==> flow/design.v <==
module comparator_9(
	output	[7:0]		out, 
	input					clk, 
	input					ldFilter, 
	input		[1:0]		selFilter, 
	input		[7:0]		in1, 
	input		[7:0]		in2, 
	input		[7:0]		in3, 
	input		[7:0]		in4, 
	input		[7:0]		in5, 
	input		[7:0]		in6, 
	input		[7:0]		in7, 
	input		[7:0]		in8, 
	input		[7:0]		in9
); 
wire	[7:0] max11, max12, max13, max21, max22, max23, max3; 
wire 	[7:0] med11, med12, med13, med21, med22, med23, med3; 
wire	[7:0]	min11, min12, min13, min21, min22, min23, min3; 
wire			en1, en2, en3; 
assign en1 = (ldFilter == 1) && (selFilter == 1); 
assign en2 = (ldFilter == 1) && (selFilter == 2); 
assign en3 = (ldFilter == 1) && (selFilter == 3); 
comparator comp11(.max (max11), .med (med11), .min (min11), .clk (clk), .en (en1), .in_1 (in1), .in_2 (in2), .in_3 (in3)); 
comparator comp12(.max (max12), .med (med12), .min (min12), .clk (clk), .en (en1), .in_1 (in4), .in_2 (in5), .in_3 (in6));
comparator comp13(.max (max13), .med (med13), .min (min13), .clk (clk), .en (en1), .in_1 (in7), .in_2 (in8), .in_3 (in9));
comparator comp21(.max (max21), .med (med21), .min (min21), .clk (clk), .en (en2), .in_1 (max11), .in_2 (max12), .in_3 (max13));
comparator comp22(.max (max22), .med (med22), .min (min22), .clk (clk), .en (en2), .in_1 (med11), .in_2 (med12), .in_3 (med13));
comparator comp23(.max (max23), .med (med23), .min (min23), .clk (clk), .en (en2), .in_1 (min11), .in_2 (min12), .in_3 (min13));
comparator comp3(.max (max3), .med (med3), .min (min3), .clk (clk), .en (en3), .in_1 (min21), .in_2 (med22), .in_3 (max23));
assign out = med3; 
endmodule
module comparator(
	output reg	[7:0]	max, 
	output reg	[7:0]	med, 
	output reg	[7:0]	min,
	input					clk, 
	input					en, 
	input			[7:0]	in_1, 
	input			[7:0]	in_2, 
	input			[7:0]	in_3
);
always@(posedge clk)
begin
	if(en)
	begin
	  if((in_1 >= in_2) && (in_1 >= in_3) && (in_2 >= in_3)) begin max <= in_1; med <= in_2; min <= in_3; end 
	  else if((in_1 >= in_2) && (in_1 >= in_3) && (in_3 >= in_2)) begin max <= in_1; med <= in_3; min <= in_2; end
	  else if((in_2 >= in_1) && (in_2 >= in_3) && (in_1 >= in_3)) begin max <= in_2; med <= in_1; min <= in_3; end
	  else if((in_2 >= in_1) && (in_2 >= in_3) && (in_3 >= in_1)) begin max <= in_2; med <= in_3; min <= in_1; end
	  else if((in_3 >= in_1) && (in_3 >= in_2) && (in_1 >= in_2)) begin max <= in_3; med <= in_1; min <= in_2; end
	  else if((in_3 >= in_1) && (in_3 >= in_2) && (in_2 >= in_1)) begin max <= in_3; med <= in_2; min <= in_1; end
	end
end
endmodule
module CU(
	output reg				ldAddr, 
	output reg	[2:0]		selAddr, 
	output reg				ldImage, 
	output reg	[2:0]		selImage, 
	output reg				ldFilter, 
	output reg 	[1:0]		selFilter, 
	output reg				done,
	input						clk, 
	input						rst
); 
reg	[3:0]	state; 
parameter S0 = 4'b0000, S1 = 4'b0001, S2 = 4'b0010, S3 = 4'b0011, S4 = 4'b0100, 
  S5 = 4'b0101, S6 = 4'b0110, S7 = 4'b0111, S8 = 4'b1000; 
parameter LENGTH = 640, WIDTH = 480; 
always@(posedge clk or negedge rst)
begin 
	if(!rst)	begin 
	  state <= 0;
	  ldAddr <= 0;			selAddr <= 0; 
	  ldImage <= 0;		selImage <= 0; 
	  ldFilter <= 0;		selFilter <= 0;  
	  done <= 0;  
	end
	else
	begin
		  ldAddr <= 0;			selAddr <= 0; 
		  ldImage <= 0;		selImage <= 0; 
		  ldFilter <= 0;		selFilter <= 0;  
		  done <= 0; 
		  case(state)
		  S0: 	begin state <= S1; 	ldAddr <= 1; 	selAddr <= 1; 		end 
		  S1: 	begin state <= S2; 	ldAddr <= 1; 	selAddr <= 2;  ldImage <= 1; 	selImage <= 1; end
		  S2: 	begin state <= S3; 	ldAddr <= 1; 	selAddr <= 3;  ldImage <= 1; 	selImage <= 2; end
		  S3: 	begin state <= S4; 	ldAddr <= 1; 	selAddr <= 4;  ldImage <= 1; 	selImage <= 3; end
		  S4: 	begin state <= S5; 	ldAddr <= 1; 	selAddr <= 5;  ldImage <= 1; 	selImage <= 4; end
		  S5: 	begin state <= S6;   ldImage <= 1; 	selImage <= 5; end		  
		  S6: 	begin state <= S7; 	ldFilter <= 1; 	selFilter <= 1; 	end 
		  S7: 	begin state <= S8; 	ldFilter <= 1; 	selFilter <= 2; 	end
		  S8: 	begin state <= S0; 	ldFilter <= 1; 	selFilter <= 3;   done <= 1; 	end
        default: begin state <= S0; end
        endcase
	end
end
endmodule 
module DU(
	output 		[7:0]		out, 
	output reg	[18:0]	out_address, 
	output reg				out_valid, 
	output		[18:0]	address_a, 
	output		[18:0]	address_b, 
	input			[7:0]		q_a, 
	input			[7:0]		q_b, 
	input 					clk, 
	input						rst, 
	input						ldAddr, 
	input			[2:0]		selAddr, 
	input 					ldImage,  
	input 		[2:0] 	selImage, 
	input 					ldFilter, 
	input 		[1:0]		selFilter, 
	input                done 
); 
reg 	[18:0]	addr_a; 
reg	[18:0]	addr_b; 
reg 	[7:0] 	in1;  
reg 	[7:0] 	in2; 
reg 	[7:0] 	in3;
reg 	[7:0] 	in4;  
reg 	[7:0] 	in5;  
reg 	[7:0] 	in6;  
reg 	[7:0] 	in7;  
reg 	[7:0] 	in8;  
reg 	[7:0] 	in9;
reg [10:0] column;
reg [9:0] row;
reg [1:0] extra_bits;
reg				ldImage_d; 
reg	[2:0]		selImage_d; 
reg				ldFilter_d; 
reg	[1:0]		selFilter_d; 
parameter LENGTH = 480, WIDTH = 640; 
always@(posedge clk or negedge rst)
begin 
  if(!rst) begin 
    ldImage_d <= 0; selImage_d <= 0; 
    ldFilter_d <= 0; selFilter_d <= 0; 
    out_valid <= 0; 
  end 
  else begin 
    ldImage_d <= ldImage; selImage_d <= selImage; 
    ldFilter_d <= ldFilter; selFilter_d <= selFilter; 
    out_valid <= ldFilter_d && (selFilter_d == 3); 
  end 
end
always@(posedge clk or negedge rst)
begin 
  if(!rst) begin 
    column <= 0; row <= 0; 
  end 
  else if(done) begin 
    if(column == LENGTH - 1) 
	   begin column <= 0; row <= (row == WIDTH - 1) ? 10'd0 : row + 1; end 
	 else column <= column + 1; 
  end
end
always@(posedge clk)
begin 
  if(done) out_address <= LENGTH * row + column; 
end
always@(posedge clk or negedge rst) begin
  if(!rst) begin
    addr_a <= 0; addr_b <= 0;
  end
  else if(ldAddr) begin
  if(row > 0 && row < (WIDTH - 1) && column > 0 && column < (LENGTH - 1) ) begin
    case(selAddr)
    1: begin 	{extra_bits, addr_a} <= LENGTH * (row - 1) + column - 1 ; 	
	  			   {extra_bits, addr_b} <= LENGTH * (row - 1) + column; 	
		 end 
    2: begin 	{extra_bits, addr_a} <= LENGTH * (row - 1) + column + 1; 	
				   {extra_bits, addr_b} <= LENGTH * row + column - 1; 			
		 end
    3: begin 	{extra_bits, addr_a} <= LENGTH * row + column; 	
				   {extra_bits, addr_b} <= LENGTH * row + column + 1; 	
		 end
    4: begin 	{extra_bits, addr_a} <= LENGTH * (row + 1) + column - 1; 	
				   {extra_bits, addr_b} <= LENGTH * (row + 1) + column; 	
		 end
    5: begin 	{extra_bits, addr_a} <= LENGTH * (row + 1) + column + 1;
		 end
  endcase
  end
  else if ((row == 0) || (column == 0) || (column == (LENGTH-1)) || (row == (WIDTH-1) )) begin
    if(selAddr != 0)
    begin  {extra_bits, addr_a} <= LENGTH * row + column; 
			  {extra_bits, addr_b} <= LENGTH * row + column;
			  end
  end 
  end  
  end  
assign address_a = addr_a; 
assign address_b = addr_b; 
always@(posedge clk)
begin 
  if(ldImage_d) 
  begin 
    case(selImage_d)
	 1: begin in1 <= q_a; in2 <= q_b; end 
	 2: begin in3 <= q_a; in4 <= q_b; end
	 3: begin in5 <= q_a; in6 <= q_b; end
	 4: begin in7 <= q_a; in8 <= q_b; end
	 5: begin in9 <= q_a; end
    endcase 
  end 
end
comparator_9 comp(	
	.out				(out), 
	.clk				(clk), 
	.ldFilter		(ldFilter_d), 
	.selFilter		(selFilter_d), 
	.in1				(in1), 
	.in2				(in2), 
	.in3				(in3), 
	.in4				(in4), 
	.in5				(in5), 
	.in6				(in6), 
	.in7				(in7), 
	.in8				(in8), 
	.in9				(in9)
);
endmodule 
module medianFilter(
	output	[7:0]		out, 
	output 	[18:0]	out_address, 
	output				out_valid, 
	output	[18:0]	address_a, 
	output	[18:0]	address_b, 
	input		[7:0]		q_a, 
	input		[7:0]		q_b, 
	input					clk, 
	input 				rst
); 
wire 			ldAddr; 
wire			ldImage; 
wire 			ldFilter; 
wire 			done; 
wire	[2:0]	selAddr; 
wire 	[1:0]	selFilter; 
wire 	[2:0]	selImage; 
DU du(
	.out					(out), 
	.out_address		(out_address), 
	.out_valid			(out_valid), 
	.address_a			(address_a), 
	.address_b			(address_b), 
	.q_a					(q_a), 
	.q_b					(q_b), 
	.clk					(clk), 
	.rst					(rst), 
	.ldAddr				(ldAddr), 
	.selAddr				(selAddr), 
	.ldImage				(ldImage), 
	.selImage			(selImage), 
	.ldFilter			(ldFilter), 
	.selFilter			(selFilter), 
	.done             (done)
); 
CU	cu(
	.ldAddr				(ldAddr), 
	.selAddr				(selAddr), 
	.ldImage				(ldImage), 
	.selImage			(selImage), 
	.ldFilter			(ldFilter), 
	.selFilter			(selFilter), 
	.done					(done), 
	.clk					(clk), 
	.rst					(rst)
); 
endmodule 
Subject: tool reports on medianFilter

Hi,

## Reports on medianFilter

Each step is given for the RTL above and for the edited RTL.
"unedited" refers to lines of the RTL above, "edited" to lines of the edited file.
"difference" is "edited" less "unedited", of the values as shown.
Cell names lack the library's common part.
The mark n/a stands for no value.

- Top module: medianFilter
- Clock input: clk
- Cell library: sky130hd
- Corner: tt_025C_1v80

## Edit of the RTL

The edit as a unified diff against the file above.
A script made this edit. It changes what the design does and was not meant as an optimisation.

```diff
@@ -170,5 +170,5 @@
   if(row > 0 && row < (WIDTH - 1) && column > 0 && column < (LENGTH - 1) ) begin
     case(selAddr)
-    1: begin 	{extra_bits, addr_a} <= LENGTH * (row - 1) + column - 1 ; 	
+    1: begin 	{extra_bits, addr_a} <= LENGTH * (row - 1) - column - 1 ; 	
 	  			   {extra_bits, addr_b} <= LENGTH * (row - 1) + column; 	
 		 end 
```

## Word-level counts

Counts by Yosys on the flattened word-level netlist (proc, flatten, opt, wreduce; memories kept). Register bits leave out memories and registers merged into their read ports (data or address). Print and check cells are left out. Cells with the same type and inputs are merged into one.

Bit counts:

| element | unedited | edited | difference |
|---|---|---|---|
| flip-flop bits (word level) | 278 | 278 | 0 |
| cells after elaboration | 323 | 324 | +1 |

Cells by class:

| element | unedited | edited | difference |
|---|---|---|---|
| add/sub/neg operators | 12 | 13 | +1 |
| multipliers | 3 | 3 | 0 |
| magnitude comparators | 46 | 46 | 0 |
| equality and inequality tests | 25 | 25 | 0 |
| multiplexer cells | 94 | 94 | 0 |
| reductions and logical operators | 103 | 103 | 0 |

Operators by type and width:

| operator | unedited | edited | difference |
|---|---|---|---|
| 19-bit by 11-bit subtractor with 19-bit output | 0 | 1 | +1 |

Operator kinds equal on both sides are left out: 49.

## Longest topological paths

Longest topological path by Yosys (ltp), each cell counted once; first at word level (registers and memories cut), then after technology mapping (sequential cells cut; the memories' decode and read muxes count).

Logic depth:

| element | unedited | edited | difference |
|---|---|---|---|
| depth after elaboration | 9 | 9 | 0 |
| ABC_AREA | 0 | 0 | n/a |
| mapped depth | 25 | 28 | +3 |
| depth with buffers taken out | 24 | 26 | +2 |

## Synthesis result

Yosys stat after the flow's synthesis: flattened, memories mapped to cells. It holds for the ABC_AREA given above (unset counts as 0); a run with the other value may have another netlist.

Mapped netlist:

| element | unedited | edited | difference |
|---|---|---|---|
| cells in the netlist | 2576 | 2582 | +6 |
| mapped area (um2) | 24080.6 | 23925.4 | -155.2 |
| sequential area (um2) | 8059.0 | 8059.0 | 0.0 |
| flip-flop cells | 283 | 283 | 0 |
| buffers | 58 | 67 | +9 |

Cells by type:

| cell type | unedited | edited | difference |
|---|---|---|---|
| nand2_1 | 153 | 182 | +29 |
| o21ai_0 | 175 | 199 | +24 |
| mux2i_1 | 48 | 31 | -17 |
| o22ai_1 | 41 | 58 | +17 |
| xnor2_1 | 86 | 101 | +15 |
| a221oi_1 | 4 | 18 | +14 |
| clkbuf_1 | 52 | 65 | +13 |
| xor2_1 | 36 | 49 | +13 |
| nor2_1 | 188 | 176 | -12 |
| o221a_2 | 12 | 0 | -12 |
| a21oi_1 | 180 | 169 | -11 |
| or2_2 | 24 | 13 | -11 |
| nand3_1 | 45 | 35 | -10 |
| a22oi_1 | 7 | 17 | +10 |
| a31oi_1 | 21 | 30 | +9 |
| a21o_1 | 49 | 57 | +8 |
| and2_1 | 25 | 17 | -8 |
| o31ai_1 | 16 | 9 | -7 |

Cell types equal on both sides are left out: 16.
Not every row of either side is listed.
The figures by module come from a second, unflattened synthesis with its own total; it is not the netlist above.

Unflattened totals:

| element | unedited | edited | difference |
|---|---|---|---|
| cell total of the unflattened synthesis | 3139 | 3230 | +91 |
| area (unflattened synthesis) (um2) | 29477.0 | 30280.3 | +803.3 |

Each row is one instance without its submodules.

Modules, unedited:

| module | instances | cells | area (um2) |
|---|---|---|---|
| comparator | 7 | 253 | 2287.2 |
| DU | 1 | 1333 | 12839.8 |
| CU | 1 | 32 | 601.8 |
| comparator_9 | 1 | 3 | 25.0 |
| medianFilter | 1 | 0 | 0.0 |

Modules, edited:

| module | instances | cells | area (um2) |
|---|---|---|---|
| comparator | 7 | 253 | 2287.2 |
| DU | 1 | 1424 | 13643.1 |
| CU | 1 | 32 | 601.8 |
| comparator_9 | 1 | 3 | 25.0 |
| medianFilter | 1 | 0 | 0.0 |

## Path before layout

Source: OpenSTA report_checks on the synthesized netlist (no wires, ideal clock, input and output delay 20% of the period each), path of least setup slack; recovery checks are left aside. Register names are those of the netlist, which keeps one name where synthesis merged equal registers.

Path post-synthesis:

| element | unedited | edited | difference |
|---|---|---|---|
| path type | reg-to-reg | reg-to-reg | n/a |
| from | register du.row[0] | register du.row[1] | n/a |
| to | register du.addr_a[16] | register du.addr_a[15] | n/a |
| period (ns) | 7.0 | 7.0 | 0.0 |
| time at the first pin (ns) | 0.000 | 0.000 | 0.000 |
| arrival time (ns) | 5.625 | 6.134 | +0.509 |
| path slack (ns) | 1.295 | 0.734 | -0.561 |
| path delay (ns) | 5.705 | 6.266 | +0.561 |
| stages | 24 | 26 | +2 |
| buffers on the path | 1 | 2 | +1 |
| period reached after synthesis (ns) | 5.705 | 6.266 | +0.561 |

"path delay" is the arrival time less input delay plus setup time.
"stages" counts driving pins, that of a launching flip-flop among them; a cell with two outputs on the path counts twice.
"period reached after synthesis" is the clock period less the worst setup slack; recovery checks do not enter. This is arithmetic on one report: input and output delays are still those of the set period (20% each).
The rows between start and end are the longest chain of elaborated cells between them; the timing report does not say that the signal goes this way. Where chains are equally long, one stands for them.
A line is the first line of the expression or statement that the cell stems from. Yosys adds cells for indexed reads and writes and turns some case tables into memories.

Between the ends, post-synthesis, unedited:
- Cell sequence: dfrtp_1 > clkbuf_1 > inv_1 > ha_1 > xnor2_1 > inv_1 > ha_1 > xor2_1 > fa_1 > inv_1 > ha_1 > a21oi_1 > xnor2_1 > ha_1 > or2_2 > o32a_1 > a21boi_0 > or3_1 > and4_1 > nand4_4 > or4_1 > a21oi_1 > o311ai_1 > a2bb2oi_1
- Length of the longest elaborated chain: 6
- Elaborated cells on any way between the ends: 30
- Those cells by class: add/sub: 9; mul: 3; compare: 2; eq/ne: 2; mux: 4; reduce/logical: 10

RTL lines, path post-synthesis, unedited:

| element | line | text |
|---|---|---|
| from (decl) | 130 | `reg [9:0] row;` |
| from (assign) | 153 | `column <= 0; row <= 0;` |
| from (assign) | 157 | `begin column <= 0; row <= (row == WIDTH - 1) ? 10'd0 : row + 1; end` |
| 10-bit by 1-bit adder with 11-bit output | 184 | `5: begin {extra_bits, addr_a} <= LENGTH * (row + 1) + column + 1;` |
| 4-bit by 11-bit multiplier with 14-bit output | 184 |  |
| 19-bit by 11-bit adder with 19-bit output | 184 |  |
| 19-bit by 1-bit adder with 19-bit output | 184 |  |
| 19-bit parallel mux with 5-bit select | 171 | `case(selAddr)` |
| 19-bit 2-to-1 mux | 170 | `if(row > 0 && row < (WIDTH - 1) && column > 0 && column < (LENGTH - 1) ) begin` |
| to (assign) | 167 | `addr_a <= 0; addr_b <= 0;` |
| to (decl) | 118 | `reg [18:0] addr_a;` |

Between the ends, post-synthesis, edited:
- Cell sequence: dfrtp_1 > inv_1 > ha_1 > clkbuf_1 > xnor2_1 > inv_1 > ha_1 > xnor2_1 > fa_1 > inv_1 > ha_1 > a21o_1 > a41oi_1 > xnor2_1 > ha_1 > clkbuf_1 > or4_1 > and3_1 > a21oi_1 > nand3_1 > nor3_1 > o21ai_1 > xnor2_1 > a2111oi_0 > o31a_1 > o21ai_1
- Length of the longest elaborated chain: 6
- Elaborated cells on any way between the ends: 31
- Those cells by class: add/sub: 10; mul: 3; compare: 2; eq/ne: 2; mux: 4; reduce/logical: 10

RTL lines, path post-synthesis, edited:

| element | line | text |
|---|---|---|
| from (decl) | 130 | `reg [9:0] row;` |
| from (assign) | 153 | `column <= 0; row <= 0;` |
| from (assign) | 157 | `begin column <= 0; row <= (row == WIDTH - 1) ? 10'd0 : row + 1; end` |
| 10-bit by 1-bit adder with 11-bit output | 184 | `5: begin {extra_bits, addr_a} <= LENGTH * (row + 1) + column + 1;` |
| 4-bit by 11-bit multiplier with 14-bit output | 184 |  |
| 19-bit by 11-bit adder with 19-bit output | 184 |  |
| 19-bit by 1-bit adder with 19-bit output | 184 |  |
| 19-bit parallel mux with 5-bit select | 171 | `case(selAddr)` |
| 19-bit 2-to-1 mux | 170 | `if(row > 0 && row < (WIDTH - 1) && column > 0 && column < (LENGTH - 1) ) begin` |
| to (assign) | 167 | `addr_a <= 0; addr_b <= 0;` |
| to (decl) | 118 | `reg [18:0] addr_a;` |

## Timing after layout

From the final timing report of each run of set A: the path of least setup slack in the routed layout; clock arrival at registers is part of the times.

Path post-layout:

| element | unedited | edited | difference |
|---|---|---|---|
| path type | reg-to-reg | reg-to-reg | n/a |
| from | register du.row[3] | register du.row[1] | n/a |
| to | register du.addr_a[16] | register du.addr_a[18] | n/a |
| period (ns) | 6.67 | 6.67 | 0.00 |
| time at the first pin (ns) | 0.55 | 0.56 | +0.01 |
| arrival time (ns) | 6.64 | 6.76 | +0.12 |
| path slack (ns) | 0.52 | 0.34 | -0.18 |
| stages | 22 | 26 | +4 |
| buffers on the path | 0 | 2 | +2 |

The rows between start and end are the longest chain of elaborated cells between them; the timing report does not say that the signal goes this way. Where chains are equally long, one stands for them.

Between the ends, post-layout, unedited:
- Cell sequence: dfrtp_1 > inv_1 > ha_1 > nand2_1 > xnor2_1 > xnor2_1 > xnor2_1 > fa_1 > inv_1 > ha_1 > xnor2_1 > ha_1 > or2_2 > o32a_1 > a21boi_0 > or3_1 > and4_1 > nand4_4 > or4_1 > a21oi_1 > o311ai_1 > a2bb2oi_1
- Length of the longest elaborated chain: 6
- Elaborated cells on any way between the ends: 30
- Those cells by class: add/sub: 9; mul: 3; compare: 2; eq/ne: 2; mux: 4; reduce/logical: 10

RTL lines, path post-layout, unedited:

| element | line | text |
|---|---|---|
| from (decl) | 130 | `reg [9:0] row;` |
| from (assign) | 153 | `column <= 0; row <= 0;` |
| from (assign) | 157 | `begin column <= 0; row <= (row == WIDTH - 1) ? 10'd0 : row + 1; end` |
| 10-bit by 1-bit adder with 11-bit output | 184 | `5: begin {extra_bits, addr_a} <= LENGTH * (row + 1) + column + 1;` |
| 4-bit by 11-bit multiplier with 14-bit output | 184 |  |
| 19-bit by 11-bit adder with 19-bit output | 184 |  |
| 19-bit by 1-bit adder with 19-bit output | 184 |  |
| 19-bit parallel mux with 5-bit select | 171 | `case(selAddr)` |
| 19-bit 2-to-1 mux | 170 | `if(row > 0 && row < (WIDTH - 1) && column > 0 && column < (LENGTH - 1) ) begin` |
| to (assign) | 167 | `addr_a <= 0; addr_b <= 0;` |
| to (decl) | 118 | `reg [18:0] addr_a;` |

Between the ends, post-layout, edited:
- Cell sequence: dfrtp_1 > buf_4 > ha_2 > xor2_1 > buf_4 > xnor2_1 > ha_1 > inv_1 > fa_1 > inv_1 > ha_1 > o21a_1 > a22oi_1 > ha_1 > or3_1 > o21ai_0 > or2_2 > nor3b_1 > mux2_4 > xnor2_4 > or3b_4 > nor4_4 > xor2_1 > o41ai_1 > o22a_1 > o221ai_2
- Length of the longest elaborated chain: 6
- Elaborated cells on any way between the ends: 31
- Those cells by class: add/sub: 10; mul: 3; compare: 2; eq/ne: 2; mux: 4; reduce/logical: 10

RTL lines, path post-layout, edited:

| element | line | text |
|---|---|---|
| from (decl) | 130 | `reg [9:0] row;` |
| from (assign) | 153 | `column <= 0; row <= 0;` |
| from (assign) | 157 | `begin column <= 0; row <= (row == WIDTH - 1) ? 10'd0 : row + 1; end` |
| 10-bit by 1-bit adder with 11-bit output | 184 | `5: begin {extra_bits, addr_a} <= LENGTH * (row + 1) + column + 1;` |
| 4-bit by 11-bit multiplier with 14-bit output | 184 |  |
| 19-bit by 11-bit adder with 19-bit output | 184 |  |
| 19-bit by 1-bit adder with 19-bit output | 184 |  |
| 19-bit parallel mux with 5-bit select | 171 | `case(selAddr)` |
| 19-bit 2-to-1 mux | 170 | `if(row > 0 && row < (WIDTH - 1) && column > 0 && column < (LENGTH - 1) ) begin` |
| to (assign) | 167 | `addr_a <= 0; addr_b <= 0;` |
| to (decl) | 118 | `reg [18:0] addr_a;` |

## Flow runs

Both versions went through the flow (Yosys, OpenROAD) with the same settings in each pair. Constraints: input delay and output delay 20% of the set period each, output load 0.01 pF.

Flow settings, set A:
- CORE_UTILIZATION: 40
- PLACE_DENSITY: 0.6
- period_ns: 6.67
- CAP_MARGIN: 20
- CORE_MARGIN: 2
- SLEW_MARGIN: 20

Measured results, set A:

| element | unedited | edited | difference |
|---|---|---|---|
| chip area in the Yosys report (um2) | 24080.6 | 23925.4 | -155.2 |
| die size (um2) | 62180.4 | 61787.0 | -393.4 |
| standard-cell area after routing (um2) | 27123.5 | 27109.8 | -13.7 |
| post-layout utilization | 0.458 | 0.458 | 0.000 |
| worst slack on setup checks (ns) | 0.518 | 0.342 | -0.176 |
| setup TNS (ns) | 0.000 | 0.000 | 0.000 |
| worst hold slack in the final report (ns) | 0.347 | 0.343 | -0.004 |
| total power of the final layout (mW) | 3.844 | 3.862 | +0.018 |
| achieved period (ns) | 6.152 | 6.328 | +0.176 |

Flow settings, set B:
- CAP_MARGIN: 30
- CORE_ASPECT_RATIO: 1.08
- CORE_MARGIN: 7
- CORE_UTILIZATION: 54
- GPL_ROUTABILITY_DRIVEN: 1
- GPL_TIMING_DRIVEN: 1
- PLACE_DENSITY_LB_ADDON: 0.28
- SETUP_SLACK_MARGIN: 1.71
- period_ns: 7.11
- SLEW_MARGIN: 20

Measured results, set B:

| element | unedited | edited | difference |
|---|---|---|---|
| chip area in the Yosys report (um2) | 24080.6 | 23925.4 | -155.2 |
| die size (um2) | 50706.4 | 50400.8 | -305.6 |
| standard-cell area after routing (um2) | 28436.0 | 28578.7 | +142.7 |
| post-layout utilization | 0.646 | 0.659 | +0.013 |
| worst slack on setup checks (ns) | 1.616 | 1.530 | -0.086 |
| setup TNS (ns) | 0.000 | 0.000 | 0.000 |
| worst hold slack in the final report (ns) | 0.348 | 0.343 | -0.005 |
| total power of the final layout (mW) | 3.440 | 3.461 | +0.021 |
| achieved period (ns) | 5.494 | 5.580 | +0.086 |

"achieved period" is the run's clock period less its worst setup slack. It is reckoned from that one timing run; input and output delays stay at 20% of the period that was set.
"total power of the final layout" is the tool's figure for a default switching activity; nothing was simulated.

Regards
